==> flow/design.v <==
module cache_calc (
    input   logic           i_clk,
    input   logic           i_nreset,
    input   logic           i_srst,
    input   logic           i_en,
    input   logic   [29:0]  i_addr,  
    input   logic           i_wr_ready,
    output  logic           o_miss_cache,
    output  logic   [7:0]   o_mem_addr_cache,
    output  logic   [7:0]   o_mem_addr_load
    );
    logic   [21:0]  addr_tag;
    logic   [2:0]   addr_block;
    logic   [24:0]  addr_tag_block;
    logic   [4:0]   addr_word;
    logic   [2:0]   addr_group;
    logic   [7:0]   hit_tag_block_bus;
    logic   [2:0]   num_hit_tag_block;
    logic           hit_tag_block;
    logic           miss_tag_block;
    logic           miss_word_group;
    logic           reliability_full;
    logic           lru_bit_replace_en;
    logic           miss_block0;
    logic           hit_block0;
    logic           replace_block0;
    logic           miss_block1;
    logic           hit_block1;
    logic           replace_block1;
    logic           miss_block2;
    logic           hit_block2;
    logic           replace_block2;
    logic           miss_block3;
    logic           hit_block3;
    logic           replace_block3;
    logic           miss_block4;
    logic           hit_block4;
    logic           replace_block4;
    logic           miss_block5;
    logic           hit_block5;
    logic           replace_block5;
    logic           miss_block6;
    logic           hit_block6;
    logic           replace_block6;
    logic           miss_block7;
    logic           hit_block7;
    logic           replace_block7;
    logic   [6:0]   lru_bit;
    logic   [2:0]   num_fetch_block;
    logic   [24:0]  tag_block_mem [7:0];
    logic   [2:0]   addr_load_block;
    logic   [4:0]   addr_load_word;
    logic   [2:0]   dust_mem_sel_group;
    logic   [7:0]   dust_mem [7:0];
    assign addr_tag = i_addr[29:8];
    assign addr_block = i_addr[7:5];
    assign addr_tag_block = {addr_tag, addr_block};
    assign addr_word = i_addr[4:0];
    assign addr_group = addr_word[4:2];
    generate
    genvar i;
    for (i = 0; i < 8; i ++) begin: hit_gen
        assign hit_tag_block_bus[i] = i_en && tag_block_mem[i] == addr_tag_block;
    end endgenerate
    always_comb
        casex (hit_tag_block_bus)
            8'bxxxx_xxx1: num_hit_tag_block = 3'd0;
            8'bxxxx_xx10: num_hit_tag_block = 3'd1;
            8'bxxxx_x100: num_hit_tag_block = 3'd2;
            8'bxxxx_1000: num_hit_tag_block = 3'd3;
            8'bxxx1_0000: num_hit_tag_block = 3'd4;
            8'bxx10_0000: num_hit_tag_block = 3'd5;
            8'bx100_0000: num_hit_tag_block = 3'd6;
            8'b1000_0000: num_hit_tag_block = 3'd7;
            default: num_hit_tag_block = 3'd0;
        endcase
    assign hit_tag_block = |hit_tag_block_bus;
    assign miss_tag_block = i_en & !hit_tag_block;
    assign miss_word_group = i_en && dust_mem[num_hit_tag_block][addr_group] == 1'b0;
    assign o_miss_cache = miss_tag_block | miss_word_group;
    assign lru_bit_replace_en = i_en;
    assign miss_block0 = miss_tag_block & !lru_bit[6] & !lru_bit[4] & !lru_bit[0];
    assign hit_block0 = i_en && hit_tag_block && num_hit_tag_block == 'd0;
    assign replace_block0 = lru_bit_replace_en & (miss_block0 | hit_block0);
    assign miss_block1 = miss_tag_block & miss_tag_block & !lru_bit[6] & !lru_bit[4] & lru_bit[0];
    assign hit_block1 = i_en && hit_tag_block && num_hit_tag_block == 'd1;
    assign replace_block1 = lru_bit_replace_en & (miss_block1 | hit_block1);
    assign miss_block2 = miss_tag_block & !lru_bit[6] & lru_bit[4] & !lru_bit[1];
    assign hit_block2 = i_en && hit_tag_block && num_hit_tag_block == 'd2;
    assign replace_block2 = lru_bit_replace_en & (miss_block2 | hit_block2);
    assign miss_block3 = miss_tag_block & !lru_bit[6] & lru_bit[4] & lru_bit[1];
    assign hit_block3 = i_en && hit_tag_block && num_hit_tag_block == 'd3;
    assign replace_block3 = lru_bit_replace_en & (miss_block3 | hit_block3);
    assign miss_block4 = miss_tag_block & lru_bit[6] & !lru_bit[5] & !lru_bit[2];
    assign hit_block4 = i_en && hit_tag_block && num_hit_tag_block == 'd4;
    assign replace_block4 = lru_bit_replace_en & (miss_block4 | hit_block4);
    assign miss_block5 = miss_tag_block & lru_bit[6] & !lru_bit[5] & lru_bit[2];
    assign hit_block5 = i_en && hit_tag_block && num_hit_tag_block == 'd5;
    assign replace_block5 = lru_bit_replace_en & (miss_block5 | hit_block5);
    assign miss_block6 = miss_tag_block & lru_bit[6] & lru_bit[5] & !lru_bit[3];
    assign hit_block6 = i_en && hit_tag_block && num_hit_tag_block == 'd6;
    assign replace_block6 = lru_bit_replace_en & (miss_block6 | hit_block6);
    assign miss_block7 = miss_tag_block & lru_bit[6] & lru_bit[5] & lru_bit[3];
    assign hit_block7 = i_en && hit_tag_block && num_hit_tag_block == 'd7;
    assign replace_block7 = lru_bit_replace_en & (miss_block7 | hit_block7);
    always_ff @(posedge i_clk, negedge i_nreset)
        if (!i_nreset) lru_bit <= 'd0;
        else if (i_srst) lru_bit <= 'd0;
        else if (replace_block0) begin
            lru_bit[6] <= 1'b1;
            lru_bit[4] <= 1'b1;
            lru_bit[0] <= 1'b1;
        end
        else if (replace_block1) begin
            lru_bit[6] <= 1'b1;
            lru_bit[4] <= 1'b1;
            lru_bit[0] <= 1'b0;
        end
        else if (replace_block2) begin
            lru_bit[6] <= 1'b1;
            lru_bit[4] <= 1'b0;
            lru_bit[1] <= 1'b1;
        end
        else if (replace_block3) begin
            lru_bit[6] <= 1'b1;
            lru_bit[4] <= 1'b0;
            lru_bit[1] <= 1'b0;
        end
        else if (replace_block4) begin
            lru_bit[6] <= 1'b0;
            lru_bit[5] <= 1'b1;
            lru_bit[2] <= 1'b1;
        end
        else if (replace_block5) begin
            lru_bit[6] <= 1'b0;
            lru_bit[5] <= 1'b1;
            lru_bit[2] <= 1'b0;
        end
        else if (replace_block6) begin
            lru_bit[6] <= 1'b0;
            lru_bit[5] <= 1'b0;
            lru_bit[3] <= 1'b1;
        end
        else if (replace_block7) begin
            lru_bit[6] <= 1'b0;
            lru_bit[5] <= 1'b0;
            lru_bit[3] <= 1'b0;
        end
    always_comb
        casex (lru_bit)
            7'b0x0_xxx0: num_fetch_block = 3'd0;
            7'b0x0_xxx1: num_fetch_block = 3'd1;
            7'b0x1_xx0x: num_fetch_block = 3'd2;
            7'b0x1_xx1x: num_fetch_block = 3'd3;
            7'b10x_x0xx: num_fetch_block = 3'd4;
            7'b10x_x1xx: num_fetch_block = 3'd5;
            7'b11x_0xxx: num_fetch_block = 3'd6;
            7'b11x_1xxx: num_fetch_block = 3'd7;
            default: num_fetch_block = 3'd0;
        endcase
    always_ff @(posedge i_clk, negedge i_nreset)
        if (!i_nreset) for (int i = 0; i < 8; i ++) tag_block_mem[i] <= 'd0;
        else if (i_srst) for (int i = 0; i < 8; i ++) tag_block_mem[i] <= 'd0;
        else if (miss_tag_block) tag_block_mem[num_fetch_block] <= addr_tag_block;
    assign addr_load_block = o_mem_addr_load[7:5];
    assign addr_load_word = o_mem_addr_load[4:0];
    assign dust_mem_sel_group = addr_load_word[4:2];
    always_ff @(posedge i_clk, negedge i_nreset)
        if (!i_nreset) for (int i = 0; i < 8; i ++) dust_mem[i] <= 'd0;
        else if (i_srst) for (int i = 0; i < 8; i ++) dust_mem[i] <= 'd0;
        else if (miss_tag_block) dust_mem[num_fetch_block] <= 'd0;
        else if (i_wr_ready) dust_mem[addr_load_block][dust_mem_sel_group] <= 1'b1;
    assign o_mem_addr_cache = {num_hit_tag_block, addr_word};
    always_ff @(posedge i_clk, negedge i_nreset)
        if (!i_nreset) o_mem_addr_load <= 'd0;
        else if (i_srst) o_mem_addr_load <= 'd0;
        else if (i_en && miss_tag_block) o_mem_addr_load <= {num_fetch_block, addr_word};
        else if (i_en && miss_word_group) o_mem_addr_load <= {num_hit_tag_block, addr_word};
endmodule
module cache_ahb_ctrl_mem (
    input   logic           i_hclk,
    input   logic           i_hnreset,
    input   logic           i_hsel,
    input   logic   [31:0]  i_haddr,
    input   logic           i_hwrite,
    input   logic   [ 2:0]  i_hsize,
    input   logic   [ 2:0]  i_hburst,
    input   logic   [ 3:0]  i_hprot,
    input   logic   [ 1:0]  i_htrans,
    input   logic           i_hmastlock,
    input   logic           i_hready,
    input   logic   [31:0]  i_hwdata,
    output  logic           o_hready,
    output  logic           o_hresp,
    output  logic   [31:0]  o_hrdata,
    input   logic           i_nbypass,
    input   logic           i_d_cache_en,
    input   logic   [31:0]  i_climit,
    input   logic           i_prefetch_dis,
    input   logic           i_miss_cache,
    input   logic   [7:0]   i_calc_addr_cache,
    input   logic   [7:0]   i_calc_addr_load,
    output  logic           o_calc_srst,
    output  logic           o_calc_en,
    output  logic           o_calc_wr_rdy,
    output  logic   [29:0]  o_calc_addr,
    input   logic           i_sl_hready,
    input   logic           i_sl_hresp,
    input   logic   [31:0]  i_sl_hrdata,
    output  logic           o_sl_hsel,
    output  logic   [31:0]  o_sl_haddr,
    output  logic           o_sl_hwrite,
    output  logic   [2:0]   o_sl_hsize,
    output  logic   [2:0]   o_sl_hburst,
    output  logic   [3:0]   o_sl_hprot,
    output  logic   [1:0]   o_sl_htrans,
    output  logic           o_sl_hmastlock,
    output  logic           o_sl_hready,
    output  logic   [31:0]  o_sl_hwdata,
    input   logic   [31:0]  i_mem_rdata,
    output  logic           o_mem_en,
    output  logic           o_mem_we,
    output  logic   [7:0]   o_mem_addr
    );
    enum logic [3:0] {IDLE, READ_CACHE, PREREAD_FLASH, READ_FLASH,
                      POST_FLASH, READ_POST_FLASH, PREF_ADDR, PREF_DATA,
                      PRETHROUGH, THROUGH} state_list;
    logic           cache_area;
    logic           cache_en;
    logic           request;
    logic           request_read;
    logic           request_read_ready;
    logic           request_reg;
    logic   [31:0]  haddr;
    logic           hwrite;
    logic   [ 2:0]  hsize;
    logic   [ 2:0]  hburst;
    logic   [ 3:0]  hprot;
    logic   [ 1:0]  htrans;
    logic           hmastlock;
    logic   [31:0]  hwdata;
    logic           switch_read_cache;
    logic           switch_preread_flash;
    logic           switch_read_flash;
    logic           switch_pref_addr_pref;
    logic           switch_pref_addr;
    logic           switch_pref_data;
    logic           switch_prethrough;
    logic           switch_through;
    logic   [3:0]   current_state;
    logic   [3:0]   next_state;
    logic           state_idle;
    logic           state_read_cache;
    logic           state_preread_flash;
    logic           state_read_flash;
    logic           state_post_flash;
    logic           state_read_post_flash;
    logic           state_pref_addr;
    logic           state_pref_data;
    logic           state_pretrough;
    logic           state_through;
    logic           gen_addr_rst_flash;
    logic           gen_addr_rst_pref;
    logic           gen_addr_rst;
    logic           gen_addr_set_1;
    logic           gen_addr_inc_flash;
    logic           gen_addr_inc_pref;
    logic           gen_addr_inc;
    logic   [1:0]   gen_addr;
    logic           gen_addr_full;
    logic           mem_gen_addr_rst;
    logic           mem_gen_addr_replace;
    logic   [1:0]   mem_gen_addr;
    logic           mem_gen_addr_full;
    logic           pref_glob_en;
    logic           pref_glob_en_rst;
    logic           pref_full_frame_set;
    logic           pref_full_frame_rst;
    logic           pref_full_frame;
    logic           pref_haddr_full;
    logic           pref_addr_inc_addr;
    logic           pref_addr_inc_data;
    logic           pref_addr_inc;
    logic   [2:0]   pref_addr;
    logic   [27:0]  pref_addr_comb;
    logic           pref_addr_full;
    logic           pref_calc_en;
    logic           mux_request_read;
    logic           mux_read_flash;
    logic           mux_through;
    logic           mux_pref;
    logic           nbypass_reg;
    assign cache_area = i_haddr < i_climit;
    assign cache_en = i_nbypass & cache_area & (!i_hprot[0] | (i_hprot[0] & i_d_cache_en));
    assign request = i_hsel & i_htrans[1] & i_hready;
    assign request_read = request & !i_hwrite & cache_en;
    assign request_read_ready = request_read & o_hready;
    always_ff @(posedge i_hclk, negedge i_hnreset)
        if (!i_hnreset) request_reg <= 'd0;
        else request_reg <= request;
    always_ff @(posedge i_hclk, negedge i_hnreset)
        if (!i_hnreset) haddr <= 'd0;
        else if (request) haddr <= i_haddr;
    always_ff @(posedge i_hclk, negedge i_hnreset)
        if (!i_hnreset) hwrite <= 'd0;
        else if (request) hwrite <= i_hwrite;
    always_ff @(posedge i_hclk, negedge i_hnreset)
        if (!i_hnreset) hsize <= 'd0;
        else if (request) hsize <= i_hsize;
    always_ff @(posedge i_hclk, negedge i_hnreset)
        if (!i_hnreset) hburst <= 'd0;
        else if (request) hburst <= i_hburst;
    always_ff @(posedge i_hclk, negedge i_hnreset)
        if (!i_hnreset) hprot <= 'd0;
        else if (request) hprot <= i_hprot;
    always_ff @(posedge i_hclk, negedge i_hnreset)
        if (!i_hnreset) htrans <= 'd0;
        else if (request) htrans <= i_htrans;
    always_ff @(posedge i_hclk, negedge i_hnreset)
        if (!i_hnreset) hmastlock <= 'd0;
        else if (request) hmastlock <= i_hmastlock;
    always_ff @(posedge i_hclk, negedge i_hnreset)
        if (!i_hnreset) hwdata <= 'd0;
        else if (request_reg) hwdata <= i_hwdata;
    assign o_hready = !state_pretrough & !state_through & !state_preread_flash & !state_read_flash & !state_post_flash
                      | (state_through & i_sl_hready);
    assign o_hresp = state_through ? i_sl_hresp: 1'b0;
    assign o_hrdata = state_read_cache || state_read_post_flash ? i_mem_rdata:
                      state_through ? i_sl_hrdata: 'd0;
    assign switch_read_cache = request_read_ready & !i_miss_cache;
    assign switch_preread_flash = request_read_ready & i_miss_cache & !i_sl_hready;
    assign switch_read_flash = request_read_ready & i_miss_cache & i_sl_hready;
    assign switch_pref_addr_pref = pref_glob_en & !pref_addr_full & !pref_haddr_full;
    assign switch_pref_addr = state_idle & i_sl_hready & !request & !i_prefetch_dis & i_nbypass & switch_pref_addr_pref;
    assign switch_pref_data = !request & !i_hwrite & i_miss_cache & !gen_addr_full & !i_prefetch_dis & i_nbypass;
    assign switch_prethrough = i_hsel & i_htrans[1] & !cache_en & !i_sl_hready;
    assign switch_through = i_hsel & i_htrans[1] & !cache_en & i_sl_hready;
    always_ff @(posedge i_hclk, negedge i_hnreset)
        if (!i_hnreset) current_state <= IDLE;
        else current_state <= next_state;
    always_comb
        case (current_state)
            IDLE:
                if (switch_through)
                    next_state = THROUGH;
                else if (switch_prethrough)
                    next_state = PRETHROUGH;
                else if (switch_read_cache)
                    next_state = READ_CACHE;
                else if (switch_preread_flash)
                    next_state = PREREAD_FLASH;
                else if (switch_read_flash)
                    next_state = READ_FLASH;
                else if (switch_pref_addr)
                    next_state = PREF_ADDR;
                else
                    next_state = IDLE;
            READ_CACHE:
                if (switch_through)
                    next_state = THROUGH;
                else if (switch_prethrough)
                    next_state = PRETHROUGH;
                else if (switch_preread_flash)
                    next_state = PREREAD_FLASH;
                else if (switch_read_flash)
                    next_state = READ_FLASH;
                else if (!request_read_ready)
                    next_state = IDLE;
                else
                    next_state = READ_CACHE;
            PREREAD_FLASH:
                if (i_sl_hready)
                    next_state = READ_FLASH;
                else
                    next_state = PREREAD_FLASH;
            READ_FLASH:
                if (o_calc_wr_rdy)
                    next_state = POST_FLASH;
                else
                    next_state = READ_FLASH;
            POST_FLASH:
                next_state = READ_POST_FLASH;
            READ_POST_FLASH:
                if (switch_through)
                    next_state = THROUGH;
                else if (switch_prethrough)
                    next_state = PRETHROUGH;
                else if (switch_read_cache)
                    next_state = READ_CACHE;
                else if (!request_read_ready)
                    next_state = IDLE;
                else
                    next_state = READ_FLASH;
            PREF_ADDR:
                if (switch_through)
                    next_state = THROUGH;
                else if (switch_prethrough)
                    next_state = PRETHROUGH;
                else if (switch_read_cache)
                    next_state = READ_CACHE;
                else if (switch_preread_flash)
                    next_state = PREREAD_FLASH;
                else if (switch_read_flash)
                    next_state = READ_FLASH;
                else if (i_prefetch_dis || (pref_addr_full && !i_miss_cache))
                    next_state = IDLE;
                else if (switch_pref_data)
                    next_state = PREF_DATA;
                else
                    next_state = PREF_ADDR;
            PREF_DATA:
                if (switch_through)
                    next_state = THROUGH;
                else if (switch_prethrough)
                    next_state = PRETHROUGH;
                else if (switch_read_cache)
                    next_state = READ_CACHE;
                else if (switch_preread_flash)
                    next_state = PREREAD_FLASH;
                else if (switch_read_flash)
                    next_state = READ_FLASH;
                else if (i_prefetch_dis || (pref_full_frame && mem_gen_addr_full && o_calc_wr_rdy))
                    next_state = IDLE;
                else if (switch_pref_addr && !i_miss_cache)
                    next_state = PREF_ADDR;
                else
                    next_state = PREF_DATA;
            PRETHROUGH:
                if (i_sl_hready)
                    next_state = THROUGH;
                else
                    next_state = PRETHROUGH;
            THROUGH:
                if (switch_read_cache)
                    next_state = READ_CACHE;
                else if (switch_preread_flash)
                    next_state = PREREAD_FLASH;
                else if (switch_read_flash)
                    next_state = READ_FLASH;
                else if (i_sl_hready && !request)
                    next_state = IDLE;
                else
                    next_state = THROUGH;
            default:
                next_state = IDLE;
        endcase
    assign state_idle = current_state == IDLE;
    assign state_read_cache = current_state == READ_CACHE;
    assign state_preread_flash = current_state == PREREAD_FLASH;
    assign state_read_flash = current_state == READ_FLASH;
    assign state_post_flash = current_state == POST_FLASH;
    assign state_read_post_flash = current_state == READ_POST_FLASH;
    assign state_pref_addr = current_state == PREF_ADDR;
    assign state_pref_data = current_state == PREF_DATA;
    assign state_pretrough = current_state == PRETHROUGH;
    assign state_through = current_state == THROUGH;
    assign gen_addr_rst_flash = !state_read_flash | (state_read_flash & o_calc_wr_rdy);
    assign gen_addr_rst_pref = !state_pref_addr & !state_pref_data;
    assign gen_addr_rst = !gen_addr_set_1
        & ((switch_read_flash & !i_sl_hready) | (gen_addr_rst_flash & gen_addr_rst_pref));
    assign gen_addr_set_1 = (switch_read_flash | state_preread_flash) & i_sl_hready;
    assign gen_addr_inc_flash = (state_read_flash & i_sl_hready & !mem_gen_addr_full);
    assign gen_addr_inc_pref = (state_pref_addr & i_miss_cache) | (state_pref_data & i_sl_hready & !pref_full_frame);
    assign gen_addr_inc = !gen_addr_rst & !gen_addr_set_1 & (gen_addr_inc_flash | gen_addr_inc_pref);
    always_ff @(posedge i_hclk, negedge i_hnreset)
        if (!i_hnreset) gen_addr <= 'd0;
        else if (gen_addr_rst) gen_addr <= 'd0;
        else if (gen_addr_set_1) gen_addr <= 2'd1;
        else if (gen_addr_inc) gen_addr <= gen_addr + 2'd1;
    assign gen_addr_full = &gen_addr;
    assign mem_gen_addr_rst = switch_read_flash | switch_pref_addr;
    assign mem_gen_addr_replace = o_mem_we;
    always_ff @(posedge i_hclk, negedge i_hnreset)
        if (!i_hnreset) mem_gen_addr <= 'd0;
        else if (mem_gen_addr_rst) mem_gen_addr <= 'd0;
        else if (mem_gen_addr_replace) mem_gen_addr <= gen_addr;
    assign mem_gen_addr_full = &mem_gen_addr;
    assign o_mem_en = switch_read_cache | o_mem_we | state_post_flash;
    assign o_mem_we = (state_read_flash | state_pref_data) & i_sl_hready;
    always_comb
        casex ({switch_read_cache, state_read_flash, state_post_flash, state_pref_data})
            4'b1xxx: o_mem_addr = i_calc_addr_cache;
            4'b01xx: o_mem_addr = {i_calc_addr_load[7:2], mem_gen_addr};
            4'b001x: o_mem_addr = i_calc_addr_load;
            4'b0001: o_mem_addr = {i_calc_addr_load[7:2], mem_gen_addr};
            default: o_mem_addr = 'd0;
        endcase
    assign pref_glob_en_rst = state_through | !i_nbypass | i_prefetch_dis;
    always_ff @(posedge i_hclk, negedge i_hnreset)
        if (!i_hnreset) pref_glob_en <= 'd0;
        else if (pref_glob_en_rst) pref_glob_en <= 1'b0;
        else if (request_read_ready) pref_glob_en <= 1'b1;
    assign pref_full_frame_set = pref_addr_full & gen_addr_full & gen_addr_inc;
    assign pref_full_frame_rst = mem_gen_addr_full & mem_gen_addr_replace & o_calc_wr_rdy;
    always_ff @(posedge i_hclk, negedge i_hnreset)
        if (!i_hnreset) pref_full_frame <= 'd0;
        else if (pref_full_frame_set) pref_full_frame <= 1'b1;
        else if (pref_full_frame_rst) pref_full_frame <= 1'b0;
    assign pref_haddr_full = haddr[6:4] == 3'h7;
    assign pref_addr_inc_addr = state_pref_addr & !i_miss_cache;
    assign pref_addr_inc_data = state_pref_data & gen_addr_full & gen_addr_inc;
    assign pref_addr_inc = (pref_addr_inc_addr | pref_addr_inc_data) & !pref_addr_full;
    always_ff @(posedge i_hclk, negedge i_hnreset)
        if (!i_hnreset) pref_addr <= 'd0;
        else if (switch_pref_addr) pref_addr <= haddr[6:4] + 3'h1;
        else if (pref_addr_inc) pref_addr <= pref_addr + 3'h1;
    assign pref_addr_comb = {haddr[31:7], pref_addr};
    assign pref_addr_full = &pref_addr;
    assign pref_calc_en = !request_read & (state_pref_addr | (state_pref_data & o_calc_wr_rdy & !pref_full_frame));
    assign mux_request_read = request_read & i_miss_cache;
    assign mux_read_flash = state_read_flash & !mem_gen_addr_full | state_preread_flash;
    assign mux_through = (switch_through | state_through) & !switch_read_cache;
    assign mux_pref = (state_pref_addr | state_pref_data) & !pref_full_frame;
    always_comb
        casex ({mux_request_read, mux_read_flash, state_pretrough, mux_through, mux_pref})
            5'b1_xxxx:
                begin
                    o_sl_hsel = 1'b1;
                    o_sl_haddr = {i_haddr[31:4], 4'h0};
                    o_sl_hwrite = 1'b0;
                    o_sl_hsize = 3'h2;
                    o_sl_hburst = i_hburst;
                    o_sl_hprot = i_hprot;
                    o_sl_htrans = i_htrans;
                    o_sl_hmastlock = i_hmastlock;
                    o_sl_hready = i_hready & i_sl_hready;
                    o_sl_hwdata = i_hwdata;
                end
            5'b0_1xxx:
                begin
                    o_sl_hsel = !mem_gen_addr_full;
                    o_sl_haddr = {haddr[31:4], gen_addr, 2'h0};
                    o_sl_hwrite = 1'b0;
                    o_sl_hsize = 3'h2;
                    o_sl_hburst = hburst;
                    o_sl_hprot = hprot;
                    o_sl_htrans = htrans;
                    o_sl_hmastlock = hmastlock;
                    o_sl_hready = i_sl_hready;
                    o_sl_hwdata = 32'd0;
                end
            5'b0_01xx:
                begin
                    o_sl_hsel = 1'b1;
                    o_sl_haddr = haddr;
                    o_sl_hwrite = hwrite;
                    o_sl_hsize = hsize;
                    o_sl_hburst = hburst;
                    o_sl_hprot = hprot;
                    o_sl_htrans = htrans;
                    o_sl_hmastlock = hmastlock;
                    o_sl_hready = i_sl_hready;
                    o_sl_hwdata = hwdata;
                end
            5'b0_001x:
                begin
                    o_sl_hsel = i_hsel;
                    o_sl_haddr = i_haddr;
                    o_sl_hwrite = i_hwrite;
                    o_sl_hsize = i_hsize;
                    o_sl_hburst = i_hburst;
                    o_sl_hprot = i_hprot;
                    o_sl_htrans = i_htrans;
                    o_sl_hmastlock = i_hmastlock;
                    o_sl_hready = i_hready;
                    o_sl_hwdata = i_hwdata;
                end
            5'b0_0001:
                begin
                    o_sl_hsel = !pref_full_frame;
                    o_sl_haddr = {pref_addr_comb, gen_addr, 2'h0};
                    o_sl_hwrite = 1'b0;
                    o_sl_hsize = 3'h2;
                    o_sl_hburst = 3'h0;
                    o_sl_hprot = 4'h1;
                    o_sl_htrans = 2'h2;
                    o_sl_hmastlock = 1'b0;
                    o_sl_hready = i_sl_hready;
                    o_sl_hwdata = 32'd0;
                end
            default:
                begin
                    o_sl_hsel = 1'b0;
                    o_sl_haddr = 32'd0;
                    o_sl_hwrite = 1'b0;
                    o_sl_hsize = 3'h0;
                    o_sl_hburst = 3'h0;
                    o_sl_hprot = 4'h0;
                    o_sl_htrans = 2'h0;
                    o_sl_hmastlock = 1'b0;
                    o_sl_hready = i_sl_hready;
                    o_sl_hwdata = i_hwdata;
                end
        endcase
    always_ff @(posedge i_hclk, negedge i_hnreset)
        if (!i_hnreset) nbypass_reg <= 'd0;
        else nbypass_reg <= i_nbypass;
    assign o_calc_srst = i_nbypass & !nbypass_reg;
    assign o_calc_en = request_read_ready | pref_calc_en;
    assign o_calc_wr_rdy = mem_gen_addr_full & o_mem_we;
    assign o_calc_addr = request_read_ready ? i_haddr[31:2]: {pref_addr_comb, 2'h0};
endmodule
module cache (
    input   logic           i_hclk,
    input   logic           i_hnreset,
    input   logic           i_hsel_m,
    input   logic   [31:0]  i_haddr_m,
    input   logic           i_hwrite_m,
    input   logic   [ 2:0]  i_hsize_m,
    input   logic   [ 2:0]  i_hburst_m,
    input   logic   [ 3:0]  i_hprot_m,
    input   logic   [ 1:0]  i_htrans_m,
    input   logic           i_hmastlock_m,
    input   logic           i_hready_m,
    input   logic   [31:0]  i_hwdata_m,
    output  logic           o_hready_m,
    output  logic           o_hresp_m,
    output  logic   [31:0]  o_hrdata_m,
    input   logic           i_nbypass,
    input   logic   [31:0]  i_climit,
    input   logic           i_d_cache_en,
    output  logic           o_hsel_sl,
    output  logic           o_hready_i_sl,
    output  logic   [31:0]  o_haddr_sl,
    output  logic           o_hwrite_sl,
    output  logic   [2:0]   o_hsize_sl,
    output  logic   [1:0]   o_htrans_sl,
    output  logic   [31:0]  o_hwdata_sl,
    input   logic   [31:0]  i_hrdata_sl,
    input   logic           i_hready_o_sl,
    input   logic           i_hresp_sl,
    output  logic           o_mem_en,
    output  logic           o_mem_we,
    output  logic   [7:0]   o_mem_addr,
    output  logic   [31:0]  o_mem_wdata,
    input   logic   [31:0]  i_mem_rdata
    );
    logic           miss_cache;
    logic           calc_sync_rst;
    logic           calc_en;
    logic   [29:0]  calc_addr;
    logic           calc_wr_rdy;
    logic   [7:0]   calc_mem_addr_cache;
    logic   [7:0]   calc_mem_addr_load;
    logic   [31:0]  mem_rdata;
    logic           mem_en;
    logic           mem_we;
    logic   [7:0]   mem_addr;
    cache_ahb_ctrl_mem cache_ahb_ctrl_mem (
        .i_hclk (i_hclk),
        .i_hnreset (i_hnreset),
        .i_hsel (i_hsel_m),
        .i_haddr (i_haddr_m),
        .i_hwrite (i_hwrite_m),
        .i_hsize (i_hsize_m),
        .i_hburst (i_hburst_m),
        .i_hprot (i_hprot_m),
        .i_htrans (i_htrans_m),
        .i_hmastlock (i_hmastlock_m),
        .i_hready (i_hready_m),
        .i_hwdata (i_hwdata_m),
        .o_hready (o_hready_m),
        .o_hresp (o_hresp_m),
        .o_hrdata (o_hrdata_m),
        .i_nbypass (i_nbypass),
        .i_d_cache_en (i_d_cache_en),
        .i_climit (i_climit),
        .i_prefetch_dis (1'b1),
        .i_miss_cache (miss_cache),
        .i_calc_addr_cache (calc_mem_addr_cache),
        .i_calc_addr_load (calc_mem_addr_load),
        .o_calc_srst (calc_sync_rst),
        .o_calc_en (calc_en),
        .o_calc_wr_rdy (calc_wr_rdy),
        .o_calc_addr (calc_addr),
        .i_sl_hready (i_hready_o_sl),
        .i_sl_hresp (i_hresp_sl),
        .i_sl_hrdata (i_hrdata_sl),
        .o_sl_hsel (o_hsel_sl),
        .o_sl_haddr (o_haddr_sl),
        .o_sl_hwrite (o_hwrite_sl),
        .o_sl_hsize (o_hsize_sl),
        .o_sl_hburst (),
        .o_sl_hprot (),
        .o_sl_htrans (o_htrans_sl),
        .o_sl_hmastlock (),
        .o_sl_hready (o_hready_i_sl),
        .o_sl_hwdata (o_hwdata_sl),
        .i_mem_rdata (mem_rdata),
        .o_mem_en (mem_en),
        .o_mem_we (mem_we),
        .o_mem_addr (mem_addr)
        );
    cache_calc cache_calc (
        .i_clk (i_hclk),
        .i_nreset (i_hnreset),
        .i_srst (calc_sync_rst),
        .i_en (calc_en),
        .i_addr (calc_addr),
        .i_wr_ready (calc_wr_rdy),
        .o_miss_cache (miss_cache),
        .o_mem_addr_cache (calc_mem_addr_cache),
        .o_mem_addr_load (calc_mem_addr_load)
        );
    assign o_mem_en = mem_en;
    assign o_mem_we = mem_we;
    assign o_mem_addr = mem_addr;
    assign o_mem_wdata = i_hrdata_sl;
    assign mem_rdata = i_mem_rdata;
endmodule
# Step by step through the tools: cache
# What the tools print for cache, step after step.
# Line numbers count from 1 in the design file above.
# Operators carry their Yosys type and port widths (W data, S select, Z words).
# Cell names lack the library's common part.
setup:
  top: "cache"
  clk_port: "i_hclk"
  cell_library: "sky130hd"
  pvt_corner: "tt_025C_1v80"

# Word-level counts
# Source: Yosys, flattened and elaborated. Widths are those after wreduce. Registers that Yosys merges into a memory's read port (data or address) are not register bits. Print and check cells do not count.
bits:
  input_bits: 182
  ramBits: 0
  romBits: 0
  mem_count: 0
  latchBits: 0
  reg_bits: 363
  clocked_rd_ports_x_width: 0
op_classes:
  cmp: 1
  shifts: 2
  reduce_and_logical: 124
  n_addsub: 3
  multipliers: 0
  n_eq: 81
  bitwise: 116
  muxes: 154
  div_mod_pow: 0
op_table:
  columns: ["operator", "n"]
  rows:
  - ["$mux W25", 24]
  - ["$mux W8", 43]
  - ["$eq A25 B25 Y1", 8]
  - ["$pmux W32 S5", 1]
  - ["$reduce_or A7 Y1", 16]
  - ["$and A1 B1 Y1", 73]
  - ["$and A8 B8 Y8", 8]
  - ["$or A8 B8 Y8", 8]
  - ["$pmux W32 S2", 1]
  - ["$pmux W8 S8", 1]
  - ["$mux W32", 2]
  - ["$mux W4", 15]
  - ["$eq A3 B3 Y1 const B", 17]
  - ["$mux W1", 49]
  - ["$lt A32 B32 Y1", 1]
  - ["$pmux W4 S8", 1]
  - ["$reduce_and A3 Y1", 10]
  - ["$mux W30", 1]
  - ["$logic_not A1 Y1", 29]
  - ["$or A1 B1 Y1", 25]
  - ["$ne A3 B1 Y1 const B", 8]
  - ["$eq A3 B2 Y1 const B", 8]
  - ["$ne A3 B3 Y1 const B", 8]
  - ["$pmux W8 S3", 1]
  - ["$pmux W3 S8", 1]
  - ["$reduce_bool A2 Y1", 11]
  - ["$logic_and A1 B1 Y1", 21]
  - ["$reduce_bool A3 Y1", 7]
# Other operator kinds: 38; their cells: 83.

# Depth
# Depth = most cells in a row (Yosys ltp): at word level without a register or memory, in the mapped netlist without a sequential cell, where the memories' decode and read muxes count.
logic_depth:
  depth_word: 31
  abc_area: 1
  ltp_mapped: 46

# Mapped cells and area
# The flow's flattened synthesis, as Yosys stat reports it; memories are mapped. The netlist is that of the ABC_AREA named above (0 if unset); the other value can give another one.
synth_totals:
  cells: 3160
  yosys_area_mm2: 0.0221537
  ff_cells: 363
  n_buf: 151
by_type:
  columns: ["cell", "n", "area_total_um2"]
  rows:
  - ["dfrtp_1", 362, 9.06E+03]
  - ["nand2_1", 1018, 3.82E+03]
  - ["inv_1", 445, 1.67E+03]
  - ["o21ai_0", 285, 1.43E+03]
  - ["nand3_1", 257, 1.29E+03]
  - ["nor2_1", 188, 705.677]
  - ["a21oi_1", 104, 520.499]
  - ["ha_1", 34, 425.408]
  - ["nand4_1", 50, 312.8]
  - ["buf_4", 40, 300.288]
  - ["o21ai_1", 52, 260.25]
  - ["clkbuf_1", 66, 247.738]
  - ["mux2_2", 19, 213.955]
  - ["nand4_2", 17, 212.704]
  - ["nand2_2", 33, 206.448]
  - ["mux2_1", 18, 202.694]
  - ["xor2_1", 23, 201.443]
  - ["buf_2", 35, 175.168]
# Not listed: further types 33, cells in them 114.

# Worst setup path after synthesis
# OpenSTA on the mapped netlist: ideal clock, no wires. The path of least setup slack (recovery checks aside). Input and output delay are each 20% of the period. Register names are those of the netlist, which keeps one name where synthesis merged equal registers.
synth_path:
  path_kind: "in2out"
  startpoint: "in i_climit[21]"
  endpoint: "out o_hwdata_sl[18]"
  arrival_time_ps: 6469
  path_delay_ps: 4069
  period_ps: 12000
  output_delay_ps: 2400
  path_slack_ps: 3131
  path_buffers: 4
  driving_pins: 39
  synth_period_reached_ps: 8869
# "path_delay_ps" = arrival - input delay + setup time.
# At an output port there is no setup time.
# "driving_pins" counts driving pins, that of a launching flip-flop among them; a cell with two outputs on the path counts twice.
# "synth_period_reached_ps" = period - worst setup slack (recovery checks aside). The figure is calculated, with input and output delays left at 20% of the set period.
# The rows between start and end are the longest chain of elaborated cells between them; the timing report does not say that the signal goes this way. Where chains are equally long, one stands for them.
# Each line given opens the expression or statement behind the cell; cells for indexed reads and writes are added by Yosys, which also makes memories of some case tables.
synth_between:
  path_cell_list: "inv_1 -> ha_1 -> a21oi_1 -> nor2_1 -> nor2_1 -> nand3_1 -> a21oi_1 -> nand3_2 -> nor2_4 -> buf_6 -> nand4_1 -> nand2_4 -> nand2_1 -> nand2_1 -> nand2_1 -> nor2_1 -> nand2_1 -> nor2_1 -> (+3 left out) -> nand3_1 -> nand2_2 -> nor2_4 -> buf_6 -> nand3_1 -> nand2_1 -> nor2_1 -> nand2_1 -> nand2_1 -> nand3_1 -> nand3_1 -> nand3_4 -> nand2_4 -> inv_4 -> nand4_4 -> buf_6 -> buf_4 -> o21ai_1"
  elab_chain_cells: 23
  cone_cells: 63
  classes_between: "compare (1); eq/ne (25); shift (1); mux (4); logic (15); reduce/logical (17)"
synth_rtl:
  columns: ["element", "line", "source"]
  rows:
  - ["from (decl)", 620, "input   logic   [31:0]  i_climit,"]
  - ["$lt A32 B32 Y1", 293, "assign cache_area = i_haddr < i_climit;"]
  - ["$and A1 B1 Y1 (2 in a row)", 294, "assign cache_en = i_nbypass & cache_area & (!i_hprot[0] | (i_hprot[0] & i_d_cache_en));"]
  - ["$and A1 B1 Y1", 296, "assign request_read = request & !i_hwrite & cache_en;"]
  - ["$logic_not A1 Y1", 509, "assign pref_calc_en = !request_read & (state_pref_addr | (state_pref_data & o_calc_wr_rdy & !pref_full_frame)) ..."]
  - ["$and A1 B1 Y1", 509, null]
  - ["$or A1 B1 Y1", 599, "assign o_calc_en = request_read_ready | pref_calc_en;"]
  - ["$logic_and A1 B1 Y1", 63, "assign hit_tag_block_bus[i] = i_en && tag_block_mem[i] == addr_tag_block;"]
  - ["(+8 left out)", null, null]
  - ["$logic_not A1 Y1", 330, "assign switch_read_cache = request_read_ready & !i_miss_cache;"]
  - ["$and A1 B1 Y1", 330, null]
  - ["$logic_not A1 Y1", 512, "assign mux_through = (switch_through | state_through) & !switch_read_cache;"]
  - ["$and A1 B1 Y1", 512, null]
  - ["$eq A5 B1 Y1", 515, "casex ({mux_request_read, mux_read_flash, state_pretrough, mux_through, mux_pref})"]
  - ["$reduce_or A2 Y1", null, null]
  - ["$pmux W32 S2", 515, null]
  - ["to (decl)", 628, "output  logic   [31:0]  o_hwdata_sl,"]

# Timing after layout
# From the final timing report of entry C: the path of least setup slack in the routed layout; clock arrival at registers is part of the times.
# The path's times are printed in steps of 10 ps; the period is the one set.
layout_path:
  path_kind: "in2out"
  startpoint: "in i_climit[6]"
  endpoint: "out o_htrans_sl[0]"
  path_slack_ps: 290
  path_buffers: 4
  output_delay_ps: 2400
  driving_pins: 42
  arrival_time_ps: 9310
  period_ps: 12000
# The rows between start and end are the longest chain of elaborated cells between them; the timing report does not say that the signal goes this way. Where chains are equally long, one stands for them.
layout_between:
  path_cell_list: "clkdlybuf4s50_1 -> inv_1 -> ha_1 -> nand2_1 -> o21a_1 -> nand2_1 -> nand2_1 -> nand2_1 -> nand2_1 -> nand3_2 -> nor2_4 -> nand3_4 -> buf_4 -> nand2_2 -> nand2_2 -> nand2_1 -> nand4_1 -> nor2_1 -> (+6 left out) -> nand2_1 -> nor2_2 -> nand2_1 -> nand2_1 -> nor2_1 -> nand2_1 -> nand2_1 -> nand3_1 -> nand3_1 -> nand3_4 -> nand2_4 -> inv_4 -> nand2_4 -> nand2_4 -> buf_12 -> nand2_1 -> nand2_1 -> clkdlybuf4s50_1"
  elab_chain_cells: 23
  cone_cells: 65
  classes_between: "compare (1); eq/ne (26); shift (1); mux (4); logic (15); reduce/logical (18)"
layout_rtl:
  columns: ["element", "line", "source"]
  rows:
  - ["from (decl)", 620, "input   logic   [31:0]  i_climit,"]
  - ["$lt A32 B32 Y1", 293, "assign cache_area = i_haddr < i_climit;"]
  - ["$and A1 B1 Y1 (2 in a row)", 294, "assign cache_en = i_nbypass & cache_area & (!i_hprot[0] | (i_hprot[0] & i_d_cache_en));"]
  - ["$and A1 B1 Y1", 296, "assign request_read = request & !i_hwrite & cache_en;"]
  - ["$logic_not A1 Y1", 509, "assign pref_calc_en = !request_read & (state_pref_addr | (state_pref_data & o_calc_wr_rdy & !pref_full_frame)) ..."]
  - ["$and A1 B1 Y1", 509, null]
  - ["$or A1 B1 Y1", 599, "assign o_calc_en = request_read_ready | pref_calc_en;"]
  - ["$logic_and A1 B1 Y1", 63, "assign hit_tag_block_bus[i] = i_en && tag_block_mem[i] == addr_tag_block;"]
  - ["(+8 left out)", null, null]
  - ["$logic_not A1 Y1", 330, "assign switch_read_cache = request_read_ready & !i_miss_cache;"]
  - ["$and A1 B1 Y1", 330, null]
  - ["$logic_not A1 Y1", 512, "assign mux_through = (switch_through | state_through) & !switch_read_cache;"]
  - ["$and A1 B1 Y1", 512, null]
  - ["$eq A4 B1 Y1", 515, "casex ({mux_request_read, mux_read_flash, state_pretrough, mux_through, mux_pref})"]
  - ["$reduce_or A2 Y1", null, null]
  - ["$pmux W2 S3", 515, null]
  - ["to (decl)", 627, "output  logic   [1:0]   o_htrans_sl,"]

# Below are 4 stored runs of the flow (Yosys, OpenROAD; platform sky130hd) on cache, each with its settings and what was measured, unordered. Constraints: input delay and output delay 20% of the set period each, output load 0.01 pF.
# "clock_period_reached_ps": clock period set for the run, less the worst setup slack. It is reckoned from that one timing run; input and output delays stay at 20% of the period that was set.
# "worst_path_allowed_less_slack_ps" = time allowed to the worst setup path (clock period - input delay - output delay, where it has them) - its slack; a late launch clock adds to it, a late capture clock takes from it.
# "totalPower_uw" is the tool's figure for a default switching activity; nothing was simulated.
# "worst_path_allowed_less_slack_ps" is given in steps of 10 ps.
runs:
  - name: "entry A"
    settings:
      ABC_AREA: 0
      CAP_MARGIN: 5
      CELL_PAD_IN_SITES_GLOBAL_PLACEMENT: 2
      CORE_ASPECT_RATIO: 1.48
      CORE_MARGIN: 4
      CORE_UTILIZATION: 50
      CTS_CLUSTER_DIAMETER: 137
      CTS_CLUSTER_SIZE: 44
      PLACE_DENSITY_LB_ADDON: 0.11
      SETUP_SLACK_MARGIN: -0.15
      SLEW_MARGIN: 5
      period_ns: 8.8
    outcome: "unfinished; error FLW-0024 in placement"
  - name: "entry B"
    settings:
      CELL_PAD_IN_SITES_DETAIL_PLACEMENT: 0
      CELL_PAD_IN_SITES_GLOBAL_PLACEMENT: 3
      CORE_ASPECT_RATIO: 1.44
      CORE_UTILIZATION: 59
      PLACE_DENSITY: 0.7
      SETUP_SLACK_MARGIN: -0.85
      TNS_END_PERCENT: 75
      period_ns: 13.3
      CAP_MARGIN: 20
      CORE_MARGIN: 2
      SLEW_MARGIN: 20
    outcome: "unfinished; error GPL-0301 in placement"
  - name: "entry C"
    settings:
      ABC_AREA: 1
      HOLD_SLACK_MARGIN: 0.3
      SLEW_MARGIN: 30
      period_ns: 12.0
      CAP_MARGIN: 20
      CORE_MARGIN: 2
      CORE_UTILIZATION: 40
    results:
      post_route_stdcell_area_mm2: 0.0278842
      worst_path_allowed_less_slack_ps: 6910
      path_kind: "in2out"
      ws_setup_ps: 289
      design_die_area_mm2: 0.0572836
      totalPower_uw: 4607
      clock_period_reached_ps: 11711
      synth_area_mm2: 0.0221537
      final_setup_tns_ps: 0
  - name: "entry D"
    settings:
      CORE_UTILIZATION: 40
      PLACE_DENSITY: 0.6
      SETUP_SLACK_MARGIN: 1.4
      period_ns: 11.9
      CAP_MARGIN: 20
      CORE_MARGIN: 2
      SLEW_MARGIN: 20
    results:
      worst_path_allowed_less_slack_ps: 5810
      path_kind: "in2out"
      synth_area_mm2: 0.0228281
      ws_setup_ps: 1332
      totalPower_uw: 4349
      post_route_stdcell_area_mm2: 0.0311524
      clock_period_reached_ps: 10568
      final_setup_tns_ps: 0
      design_die_area_mm2: 0.058998
